==> flow/design.v <==
module dff(out_a, in_a, clk);
	parameter bitwidth = 8;
	input signed[bitwidth - 1:0]in_a;
	input clk;
	output signed[bitwidth - 1:0]out_a;
	reg signed[bitwidth - 1:0]out_a;
	always@(posedge clk)
		out_a <= in_a;
 endmodule
module mul(out, in_c, in_a);
	input signed[7:0] in_a, in_c;
	output signed[13:0] out;
	wire signed[15:0]sum;
	assign sum = in_a * in_c;
	assign out = sum[15:2];
endmodule
module adder(sum, a, b, c, d);
	parameter bitwidth = 14;
	input signed[bitwidth - 1:0]a, b, c, d;
	output signed[bitwidth + 1:0]sum;
	assign sum = a + b + c + d;
endmodule
module total_fir(total_out, x_in, clk);
	input clk;
	input signed[7:0]x_in;
	output signed[15:0]total_out;
	wire signed[7:0]c0 = 8'b0_0010001;
	wire signed[7:0]c1 = 8'b1_1010111;
	wire signed[7:0]c2 = 8'b0_0011000;
	wire signed[7:0]c3 = 8'b1_1000110;
	wire signed[7:0]c4 = 8'b1_0001100;
	wire signed[7:0]c5 = 8'b0_1010110;
	wire signed[7:0]c6 = 8'b1_0011010;
	wire signed[7:0]c7 = 8'b0_0111010;
	wire signed[7:0]c8 = 8'b1_1110000;
	wire signed[7:0]c9 = 8'b0_1111111;
	wire signed[7:0]c10 = 8'b0_0001111;
	wire signed[7:0]c11 = 8'b1_1110111;
	wire signed[7:0]c12 = 8'b1_1101011;
	wire signed[7:0]c13 = 8'b1_0110110;
	wire signed[7:0]c14 = 8'b1_0111100;
	wire signed[7:0]c15 = 8'b1_1010000;
	wire signed[7:0]in_a;
	wire signed[7:0]d1_eigh_out, d2_eigh_out, d3_eigh_out, d4_eigh_out, d5_eigh_out, d6_eigh_out,
					d7_eigh_out, d8_eigh_out, d9_eigh_out, d10_eigh_out, d11_eigh_out, d12_eigh_out,
					d13_eigh_out, d14_eigh_out, d15_eigh_out, d16_eigh_out;
	wire signed[13:0]m1_out, m2_out, m3_out, m4_out, m5_out, m6_out, m7_out, m8_out, m9_out, m10_out,
					m11_out, m12_out, m13_out, m14_out, m15_out, m16_out; 
	wire signed[13:0]d1_fort_out, d2_fort_out, d3_fort_out,  d4_fort_out, d5_fort_out, d6_fort_out,
					d7_fort_out, d8_fort_out, d9_fort_out, d10_fort_out, d11_fort_out, d12_fort_out,
					d13_fort_out, d14_fort_out, d15_fort_out, d16_fort_out;
	wire signed[15:0]a1_out, a2_out, a3_out, a4_out;
	wire signed[15:0]d1_sixt_out, d2_sixt_out, d3_sixt_out, d4_sixt_out;
	wire signed[17:0]total_tmp, a5_out;
	assign in_a = x_in;
	dff #(8) dff_1_eigh( .out_a(d1_eigh_out), .in_a(in_a), .clk(clk) );
	mul mul_1( .out(m1_out), .in_c(c15), .in_a(d1_eigh_out) );
	dff #(14) dff_1_fort( .out_a(d1_fort_out), .in_a(m1_out), .clk(clk) );
	dff #(8) dff_2_eigh( .out_a(d2_eigh_out), .in_a(d1_eigh_out), .clk(clk) );
	mul mul_2( .out(m2_out), .in_c(c14), .in_a(d2_eigh_out) );
	dff #(14) dff_2_fort( .out_a(d2_fort_out), .in_a(m2_out), .clk(clk) );
	dff #(8) dff_3_eigh( .out_a(d3_eigh_out), .in_a(d2_eigh_out), .clk(clk) );
	mul mul_3( .out(m3_out), .in_c(c13), .in_a(d3_eigh_out) );
	dff #(14) dff_3_fort( .out_a(d3_fort_out), .in_a(m3_out), .clk(clk) );
	dff #(8) dff_4_eigh( .out_a(d4_eigh_out), .in_a(d3_eigh_out), .clk(clk) );
	mul mul_4( .out(m4_out), .in_c(c12), .in_a(d4_eigh_out) );
	dff #(14) dff_4_fort( .out_a(d4_fort_out), .in_a(m4_out), .clk(clk) );
	adder #(14) adder_1( .sum(a1_out), .a(d1_fort_out), .b(d2_fort_out), .c(d3_fort_out), .d(d4_fort_out) );
	dff #(16) dff_1_sixt( .out_a(d1_sixt_out), .in_a(a1_out), .clk(clk) );
	dff #(8) dff_5_eigh( .out_a(d5_eigh_out), .in_a(d4_eigh_out), .clk(clk) );
	mul mul_5( .out(m5_out), .in_c(c11), .in_a(d5_eigh_out) );
	dff #(14) dff_5_fort( .out_a(d5_fort_out), .in_a(m5_out), .clk(clk) );
	dff #(8) dff_6_eigh( .out_a(d6_eigh_out), .in_a(d5_eigh_out), .clk(clk) );
	mul mul_6( .out(m6_out), .in_c(c10), .in_a(d6_eigh_out) );
	dff #(14) dff_6_fort( .out_a(d6_fort_out), .in_a(m6_out), .clk(clk) );
	dff #(8) dff_7_eigh( .out_a(d7_eigh_out), .in_a(d6_eigh_out), .clk(clk) );
	mul mul_7( .out(m7_out), .in_c(c9), .in_a(d7_eigh_out) );
	dff #(14) dff_7_fort( .out_a(d7_fort_out), .in_a(m7_out), .clk(clk) );
	dff #(8) dff_8_eigh( .out_a(d8_eigh_out), .in_a(d7_eigh_out), .clk(clk) );
	mul mul_8( .out(m8_out), .in_c(c8), .in_a(d8_eigh_out) );
	dff #(14) dff_8_fort( .out_a(d8_fort_out), .in_a(m8_out), .clk(clk) );
	adder #(14) adder_2( .sum(a2_out), .a(d5_fort_out), .b(d6_fort_out), .c(d7_fort_out), .d(d8_fort_out) );
	dff #(16) dff_2_sixt( .out_a(d2_sixt_out), .in_a(a2_out), .clk(clk) );
	dff #(8) dff_9_eigh( .out_a(d9_eigh_out), .in_a(d8_eigh_out), .clk(clk) );
	mul mul_9( .out(m9_out), .in_c(c7), .in_a(d9_eigh_out) );
	dff #(14) dff_9_fort( .out_a(d9_fort_out), .in_a(m9_out), .clk(clk) );
	dff #(8) dff_10_eigh( .out_a(d10_eigh_out), .in_a(d9_eigh_out), .clk(clk) );
	mul mul_10( .out(m10_out), .in_c(c6), .in_a(d10_eigh_out) );
	dff #(14) dff_10_fort( .out_a(d10_fort_out), .in_a(m10_out), .clk(clk) );
	dff #(8) dff_11_eigh( .out_a(d11_eigh_out), .in_a(d10_eigh_out), .clk(clk) );
	mul mul_11( .out(m11_out), .in_c(c5), .in_a(d11_eigh_out) );
	dff #(14) dff_11_fort( .out_a(d11_fort_out), .in_a(m11_out), .clk(clk) );
	dff #(8) dff_12_eigh( .out_a(d12_eigh_out), .in_a(d11_eigh_out), .clk(clk) );
	mul mul_12( .out(m12_out), .in_c(c4), .in_a(d12_eigh_out) );
	dff #(14) dff_12_fort( .out_a(d12_fort_out), .in_a(m12_out), .clk(clk) );
	adder #(14) adder_3( .sum(a3_out), .a(d9_fort_out), .b(d10_fort_out), .c(d11_fort_out), .d(d12_fort_out) );
	dff #(16) dff_3_sixt( .out_a(d3_sixt_out), .in_a(a3_out), .clk(clk) );
	dff #(8) dff_13_eigh( .out_a(d13_eigh_out), .in_a(d12_eigh_out), .clk(clk) );
	mul mul_13( .out(m13_out), .in_c(c3), .in_a(d13_eigh_out) );
	dff #(14) dff_13_fort( .out_a(d13_fort_out), .in_a(m13_out), .clk(clk) );
	dff #(8) dff_14_eigh( .out_a(d14_eigh_out), .in_a(d13_eigh_out), .clk(clk) );
	mul mul_14( .out(m14_out), .in_c(c2), .in_a(d14_eigh_out) );
	dff #(14) dff_14_fort( .out_a(d14_fort_out), .in_a(m14_out), .clk(clk) );
	dff #(8) dff_15_eigh( .out_a(d15_eigh_out), .in_a(d14_eigh_out), .clk(clk) );
	mul mul_15( .out(m15_out), .in_c(c1), .in_a(d15_eigh_out) );
	dff #(14) dff_15_fort( .out_a(d15_fort_out), .in_a(m15_out), .clk(clk) );
	dff #(8) dff_16_eigh( .out_a(d16_eigh_out), .in_a(d15_eigh_out), .clk(clk) );
	mul mul_16( .out(m16_out), .in_c(c0), .in_a(d16_eigh_out) );
	dff #(14) dff_16_fort( .out_a(d16_fort_out), .in_a(m16_out), .clk(clk) );
	adder #(14) adder_4( .sum(a4_out), .a(d13_fort_out), .b(d14_fort_out), .c(d15_fort_out), .d(d16_fort_out) );
	dff #(16) dff_4_sixt( .out_a(d4_sixt_out), .in_a(a4_out), .clk(clk) );
	adder #(16) adder_5( .sum(a5_out), .a(d1_sixt_out), .b(d2_sixt_out), .c(d3_sixt_out), .d(d4_sixt_out) );
	dff #(18) dff_eighteen( .out_a(total_tmp), .in_a(a5_out), .clk(clk) );
	assign total_out = total_tmp[17:2];
endmodule
From RTL to reports: total_fir
The steps from the RTL of total_fir to its reports follow in flow order.
Line numbers count from 1 in the design file above.
Library cell names are shortened.
{"block": "inputs", "top": "total_fir", "clock": "clk", "cell_library": "sky130hd", "pvt_corner": "tt_025C_1v80"}

Elaborated design
Yosys after proc, flatten, opt, wreduce and memory -nomap, before mapping. Enables and synchronous resets that opt folds into registers are not counted as muxes. Memory bits, and registers merged into a memory's read port (data or address), are not among the register bits. Print and check cells are not counted. Equal cells are merged and count once.
{"block": "word_totals", "memories": 0, "output_inout_bits": 16, "rom_bits": 0, "ram_bits": 0, "latch_bits": 0, "reg_bits": 416, "clocked_rd_ports_x_width": 0, "inputBits": 9, "elab_cells": 68}
{"block": "op_classes", "n_div": 0, "logic": 0, "mux": 0, "n_cmp": 0, "n_mul": 15, "shift": 0, "eq_ne": 0, "reduce_logical": 0, "n_addsub": 16}
{"block": "ops", "op": "multiplier 8 x 6 -> 14 bit with constant B", "n": 6}
{"block": "ops", "op": "multiplier 8 x 7 -> 15 bit with constant B", "n": 4}
{"block": "ops", "op": "multiplier 8 x 5 -> 13 bit with constant B", "n": 2}
{"block": "ops", "op": "multiplier 8 x 8 -> 16 bit with constant B", "n": 1}
{"block": "ops", "op": "adder 16 x 14 -> 16 bit", "n": 5}
{"block": "ops", "op": "multiplier 8 x 3 -> 11 bit with constant B", "n": 2}
{"block": "ops", "op": "adder 18 x 16 -> 18 bit", "n": 2}
{"block": "ops", "op": "adder 16 x 12 -> 16 bit", "n": 2}
{"block": "ops", "op": "adder 13 x 14 -> 15 bit", "n": 2}
{"block": "ops", "op": "adder 16 x 16 -> 17 bit", "n": 1}
{"block": "ops", "op": "adder 15 x 13 -> 16 bit", "n": 1}
{"block": "ops", "op": "adder 14 x 14 -> 15 bit", "n": 1}
{"block": "ops", "op": "adder 11 x 11 -> 12 bit", "n": 1}
{"block": "ops", "op": "negation 8 -> 12 bit", "n": 1}

Longest topological paths
Longest topological path by Yosys (ltp), each cell counted once; first at word level (registers and memories cut), then after technology mapping (sequential cells cut; the memories' decode and read muxes count).
{"block": "logic_depth", "ltp_word": 3, "ABC_AREA": 0, "depth_mapped": 19, "depth_no_buf": 18}

After synthesis
Source: synth_stat.txt of the flow (Yosys; design flattened, memories mapped). It holds for the ABC_AREA given above (unset counts as 0); a run with the other value may have another netlist.
The area totals of this step are shown rounded.
{"block": "mapped", "cells": 3070, "ff_cells": 403, "buf_cells": 13, "yosys_area_um2": 31000, "seqArea_um2": 8100}
{"block": "by_type", "cell_type": "dfxtp_1", "n": 403, "area_total_um2": 8.07E+03}
{"block": "by_type", "cell_type": "ha_1", "n": 576, "area_total_um2": 7.21E+03}
{"block": "by_type", "cell_type": "fa_1", "n": 279, "area_total_um2": 5.59E+03}
{"block": "by_type", "cell_type": "inv_1", "n": 617, "area_total_um2": 2.32E+03}
{"block": "by_type", "cell_type": "xnor2_1", "n": 177, "area_total_um2": 1.55E+03}
{"block": "by_type", "cell_type": "a21oi_1", "n": 146, "area_total_um2": 730.701}
{"block": "by_type", "cell_type": "xor2_1", "n": 67, "area_total_um2": 586.813}
{"block": "by_type", "cell_type": "nor2_1", "n": 135, "area_total_um2": 506.736}
{"block": "by_type", "cell_type": "a21o_1", "n": 60, "area_total_um2": 450.432}
{"block": "by_type", "cell_type": "o21ai_0", "n": 84, "area_total_um2": 420.403}
{"block": "by_type", "cell_type": "nand2_1", "n": 102, "area_total_um2": 382.867}
{"block": "by_type", "cell_type": "nor3_1", "n": 58, "area_total_um2": 290.278}
{"block": "by_type", "cell_type": "o211ai_1", "n": 26, "area_total_um2": 195.187}
{"block": "by_type", "cell_type": "o21a_1", "n": 26, "area_total_um2": 195.187}
{"block": "by_type", "cell_type": "nor2b_1", "n": 28, "area_total_um2": 175.168}
{"block": "by_type", "cell_type": "nand3_1", "n": 29, "area_total_um2": 145.139}
{"block": "by_type", "cell_type": "o21bai_1", "n": 18, "area_total_um2": 135.13}
{"block": "by_type", "cell_type": "nand2b_1", "n": 20, "area_total_um2": 125.12}
Not listed: further types 49, cells in them 219.
By module: a second synthesis without flattening, with its own total; a netlist apart from the flattened one above.
{"block": "unflattened", "cells_unflattened": 5926, "area_unflattened_um2": 57000}
Each row is one instance without its submodules.
{"block": "modules", "mod": "mul", "cells": 281, "n_inst": 16, "area_um2": 2500}
{"block": "modules", "mod": "adder #(bitwidth=14)", "cells": 193, "n_inst": 4, "area_um2": 1600}
{"block": "modules", "mod": "dff #(bitwidth=14)", "cells": 14, "n_inst": 16, "area_um2": 280}
{"block": "modules", "mod": "dff #(bitwidth=8)", "cells": 8, "n_inst": 16, "area_um2": 160}
{"block": "modules", "mod": "adder #(bitwidth=16)", "cells": 222, "n_inst": 1, "area_um2": 1800}
{"block": "modules", "mod": "dff #(bitwidth=16)", "cells": 16, "n_inst": 4, "area_um2": 320}
{"block": "modules", "mod": "dff #(bitwidth=18)", "cells": 18, "n_inst": 1, "area_um2": 360}
{"block": "modules", "mod": "total_fir", "cells": 2, "n_inst": 1, "area_um2": 7.5}

Timing after synthesis
Path of least setup slack by OpenSTA after synthesis, without wires, with an ideal clock, recovery checks aside; 20% of the period is set as input and as output delay. Where synthesis merged equal registers, the netlist keeps one of their names.
{"block": "synth_path", "kind": "flip-flop to flip-flop", "from": "register dff_7_eigh.out_a[7]", "to": "register dff_7_fort.out_a[11]", "slack_ns": 0.471, "tclk_ns": 5.0, "setup_time_ns": 0.106, "delay_ns": 4.529, "driving_pins": 15, "t_required_ns": 4.894, "t_arrival_ns": 4.423, "launch_ns": 0.000, "synth_period_reached_ns": 4.529}
"delay_ns" is the arrival time less input delay plus setup time.
"driving_pins": output pins that drive a net of the path, with the launching flip-flop's if there is one; two outputs of one cell count as two.
"synth_period_reached_ns" = period - worst setup slack (recovery checks aside). The figure is calculated, with input and output delays left at 20% of the set period.
The rows between start and end are the longest chain of elaborated cells between them; the timing report does not say that the signal goes this way. Where chains are equally long, one stands for them.
A line is the first line of the expression or statement that the cell stems from. Yosys adds cells for indexed reads and writes and turns some case tables into memories.
{"block": "synth_via", "path_cell_list": "dfxtp_1 -> buf_1 -> inv_1 -> fa_1 -> inv_1 -> fa_1 -> fa_1 -> inv_1 -> fa_1 -> inv_1 -> ha_1 -> or3_1 -> o21ai_0 -> nor2_1 -> o311ai_0", "elab_chain_len": 1, "cells_between": 1, "classes_between": "1 x mul"}
{"block": "synth_rtl", "element": "start, declared", "line": 5, "text": "output signed[bitwidth - 1:0]out_a;"}
{"block": "synth_rtl", "element": "start, assigned", "line": 8, "text": "out_a <= in_a;"}
{"block": "synth_rtl", "element": "multiplier 8 x 8 -> 16 bit", "line": 14, "text": "assign sum = in_a * in_c;"}
{"block": "synth_rtl", "element": "end, assigned", "line": 8}
{"block": "synth_rtl", "element": "end, declared", "line": 5}

Timing after layout
Path of least setup slack in the final report of record 1 (OpenROAD, finished layout, wires in). Where an end is a register, its clock arrival counts in the times.
{"block": "layout_path", "kind": "flip-flop to flip-flop", "from": "register dff_7_eigh.out_a[7]", "to": "register dff_7_fort.out_a[11]", "tclk_ns": 5.0, "setup_time_ns": 0.11, "t_required_ns": 5.48, "slack_ns": 0.28, "t_arrival_ns": 5.20, "driving_pins": 15, "launch_ns": 0.59}
The rows between start and end are the longest chain of elaborated cells between them; the timing report does not say that the signal goes this way. Where chains are equally long, one stands for them.
{"block": "layout_via", "path_cell_list": "dfxtp_2 -> buf_2 -> inv_1 -> fa_1 -> inv_1 -> fa_1 -> fa_1 -> inv_1 -> fa_1 -> inv_1 -> ha_1 -> or3_1 -> o21ai_0 -> nor2_1 -> o311ai_2", "elab_chain_len": 1, "cells_between": 1, "classes_between": "1 x mul"}
{"block": "layout_rtl", "element": "start, declared", "line": 5, "text": "output signed[bitwidth - 1:0]out_a;"}
{"block": "layout_rtl", "element": "start, assigned", "line": 8, "text": "out_a <= in_a;"}
{"block": "layout_rtl", "element": "multiplier 8 x 8 -> 16 bit", "line": 14, "text": "assign sum = in_a * in_c;"}
{"block": "layout_rtl", "element": "end, assigned", "line": 8}
{"block": "layout_rtl", "element": "end, declared", "line": 5}

Memo
Re: implementation data of total_fir

Below are 7 stored runs of the flow (Yosys, OpenROAD; platform sky130hd) on total_fir, each with its settings and what was measured, unordered. Constraints: input delay and output delay 20% of the set period each, output load 0.01 pF.
"period_less_ws_ns": clock period set for the run, less the worst setup slack. It is reckoned from that one timing run; input and output delays stay at 20% of the period that was set.
By "worst_setup_path_time_ns" is meant the share of the clock period that the worst setup path is allowed (20% is reserved at inputs, 20% at outputs), minus its slack. Clock arrival times at its registers enter into it.
Values from the reports are rounded here.

{"run": "record 1", "settings": { "CELL_PAD_IN_SITES_GLOBAL_PLACEMENT": 1, "CORE_ASPECT_RATIO": 1.95, "CTS_CLUSTER_SIZE": 90, "GPL_ROUTABILITY_DRIVEN": 0, "GPL_TIMING_DRIVEN": 0, "HOLD_SLACK_MARGIN": 0.3, "MIN_ROUTING_LAYER": "met2", "PLACE_DENSITY_LB_ADDON": 0.13, "TNS_END_PERCENT": 25, "period_ns": 5.0, "CAP_MARGIN": 20, "CORE_MARGIN": 2, "CORE_UTILIZATION": 40, "SLEW_MARGIN": 20 }, "results": { "period_less_ws_ns": 4.725, "final_die_area_um2": 79000, "final_setup_ws_ns": 0.28, "finish.utilization_pct": 44, "yosys.chip_area_um2": 31000, "worst_setup_path_time_ns": 4.72, "critical_path_kind": "flip-flop to flip-flop", "ws_hold_ns": 0.35, "timing.setup.tns_ns": 0.000, "cell_area_final_um2": 34000 }}
{"run": "record 2", "settings": { "CAP_MARGIN": 25, "CELL_PAD_IN_SITES_GLOBAL_PLACEMENT": 1, "CORE_UTILIZATION": 18, "CTS_CLUSTER_DIAMETER": 161, "CTS_CLUSTER_SIZE": 87, "GPL_ROUTABILITY_DRIVEN": 1, "GPL_TIMING_DRIVEN": 0, "HOLD_SLACK_MARGIN": 0.05, "MAX_ROUTING_LAYER": "met4", "MIN_ROUTING_LAYER": "met2", "PLACE_DENSITY_LB_ADDON": 0.03, "SETUP_SLACK_MARGIN": 0.45, "TNS_END_PERCENT": 60, "period_ns": 5.0, "CORE_MARGIN": 2, "SLEW_MARGIN": 20 }, "results": { "timing.setup.tns_ns": 0.000, "final_setup_ws_ns": 0.68, "worst_setup_path_time_ns": 4.32, "critical_path_kind": "flip-flop to flip-flop", "finish.utilization_pct": 21, "period_less_ws_ns": 4.323, "cell_area_final_um2": 35000, "ws_hold_ns": 0.35, "yosys.chip_area_um2": 31000, "final_die_area_um2": 170000 }}
{"run": "record 3", "settings": { "SETUP_SLACK_MARGIN": 0.09, "period_ns": 4.42, "CAP_MARGIN": 20, "CORE_MARGIN": 2, "CORE_UTILIZATION": 40, "SLEW_MARGIN": 20 }, "results": { "cell_area_final_um2": 34000, "worst_setup_path_time_ns": 4.07, "critical_path_kind": "flip-flop to flip-flop", "final_die_area_um2": 79000, "yosys.chip_area_um2": 31000, "final_setup_ws_ns": 0.35, "timing.setup.tns_ns": 0.000, "period_less_ws_ns": 4.072, "finish.utilization_pct": 45, "ws_hold_ns": 0.36 }}
{"run": "record 4", "settings": { "CAP_MARGIN": 20, "CORE_MARGIN": 3, "CORE_UTILIZATION": 59, "CTS_CLUSTER_DIAMETER": 66, "CTS_CLUSTER_SIZE": 51, "PLACE_DENSITY_LB_ADDON": 0.27, "period_ns": 6.83, "SLEW_MARGIN": 20 }, "results": { "final_setup_ws_ns": 2.0, "ws_hold_ns": 0.37, "yosys.chip_area_um2": 31000, "period_less_ws_ns": 4.859, "cell_area_final_um2": 33000, "timing.setup.tns_ns": 0.000, "worst_setup_path_time_ns": 4.86, "critical_path_kind": "flip-flop to flip-flop", "final_die_area_um2": 55000, "finish.utilization_pct": 65 }}
{"run": "record 5", "settings": { "CELL_PAD_IN_SITES_DETAIL_PLACEMENT": 2, "CELL_PAD_IN_SITES_GLOBAL_PLACEMENT": 1, "CORE_ASPECT_RATIO": 1.18, "CTS_CLUSTER_DIAMETER": 362, "CTS_CLUSTER_SIZE": 90, "GPL_ROUTABILITY_DRIVEN": 1, "GPL_TIMING_DRIVEN": 0, "HOLD_SLACK_MARGIN": -0.07, "MIN_ROUTING_LAYER": "met1", "PLACE_DENSITY_LB_ADDON": 0.13, "SETUP_SLACK_MARGIN": 1.26, "TNS_END_PERCENT": 25, "period_ns": 5.0, "CAP_MARGIN": 20, "CORE_MARGIN": 2, "CORE_UTILIZATION": 40, "SLEW_MARGIN": 20 }, "results": { "final_setup_ws_ns": 0.93, "final_die_area_um2": 79000, "finish.utilization_pct": 47, "ws_hold_ns": 0.31, "timing.setup.tns_ns": 0.000, "cell_area_final_um2": 36000, "period_less_ws_ns": 4.066, "worst_setup_path_time_ns": 4.07, "critical_path_kind": "flip-flop to flip-flop", "yosys.chip_area_um2": 31000 }}
{"run": "record 6", "settings": { "CORE_UTILIZATION": 56, "period_ns": 4.42, "CAP_MARGIN": 20, "CORE_MARGIN": 2, "SLEW_MARGIN": 20 }, "results": { "finish.utilization_pct": 62, "final_die_area_um2": 57000, "cell_area_final_um2": 34000, "final_setup_ws_ns": 0.28, "period_less_ws_ns": 4.140, "ws_hold_ns": 0.37, "worst_setup_path_time_ns": 4.14, "critical_path_kind": "flip-flop to flip-flop", "yosys.chip_area_um2": 31000, "timing.setup.tns_ns": 0.000 }}
{"run": "record 7", "settings": { "CAP_MARGIN": 35, "CORE_ASPECT_RATIO": 0.78, "CORE_UTILIZATION": 50, "CTS_CLUSTER_DIAMETER": 294, "GPL_TIMING_DRIVEN": 1, "MIN_ROUTING_LAYER": "met2", "PLACE_DENSITY": 0.95, "SETUP_SLACK_MARGIN": 0.12, "SLEW_MARGIN": 5, "TNS_END_PERCENT": 70, "period_ns": 3.16, "CORE_MARGIN": 2 }, "outcome": "not finished: routing ended with error GRT-0116"}
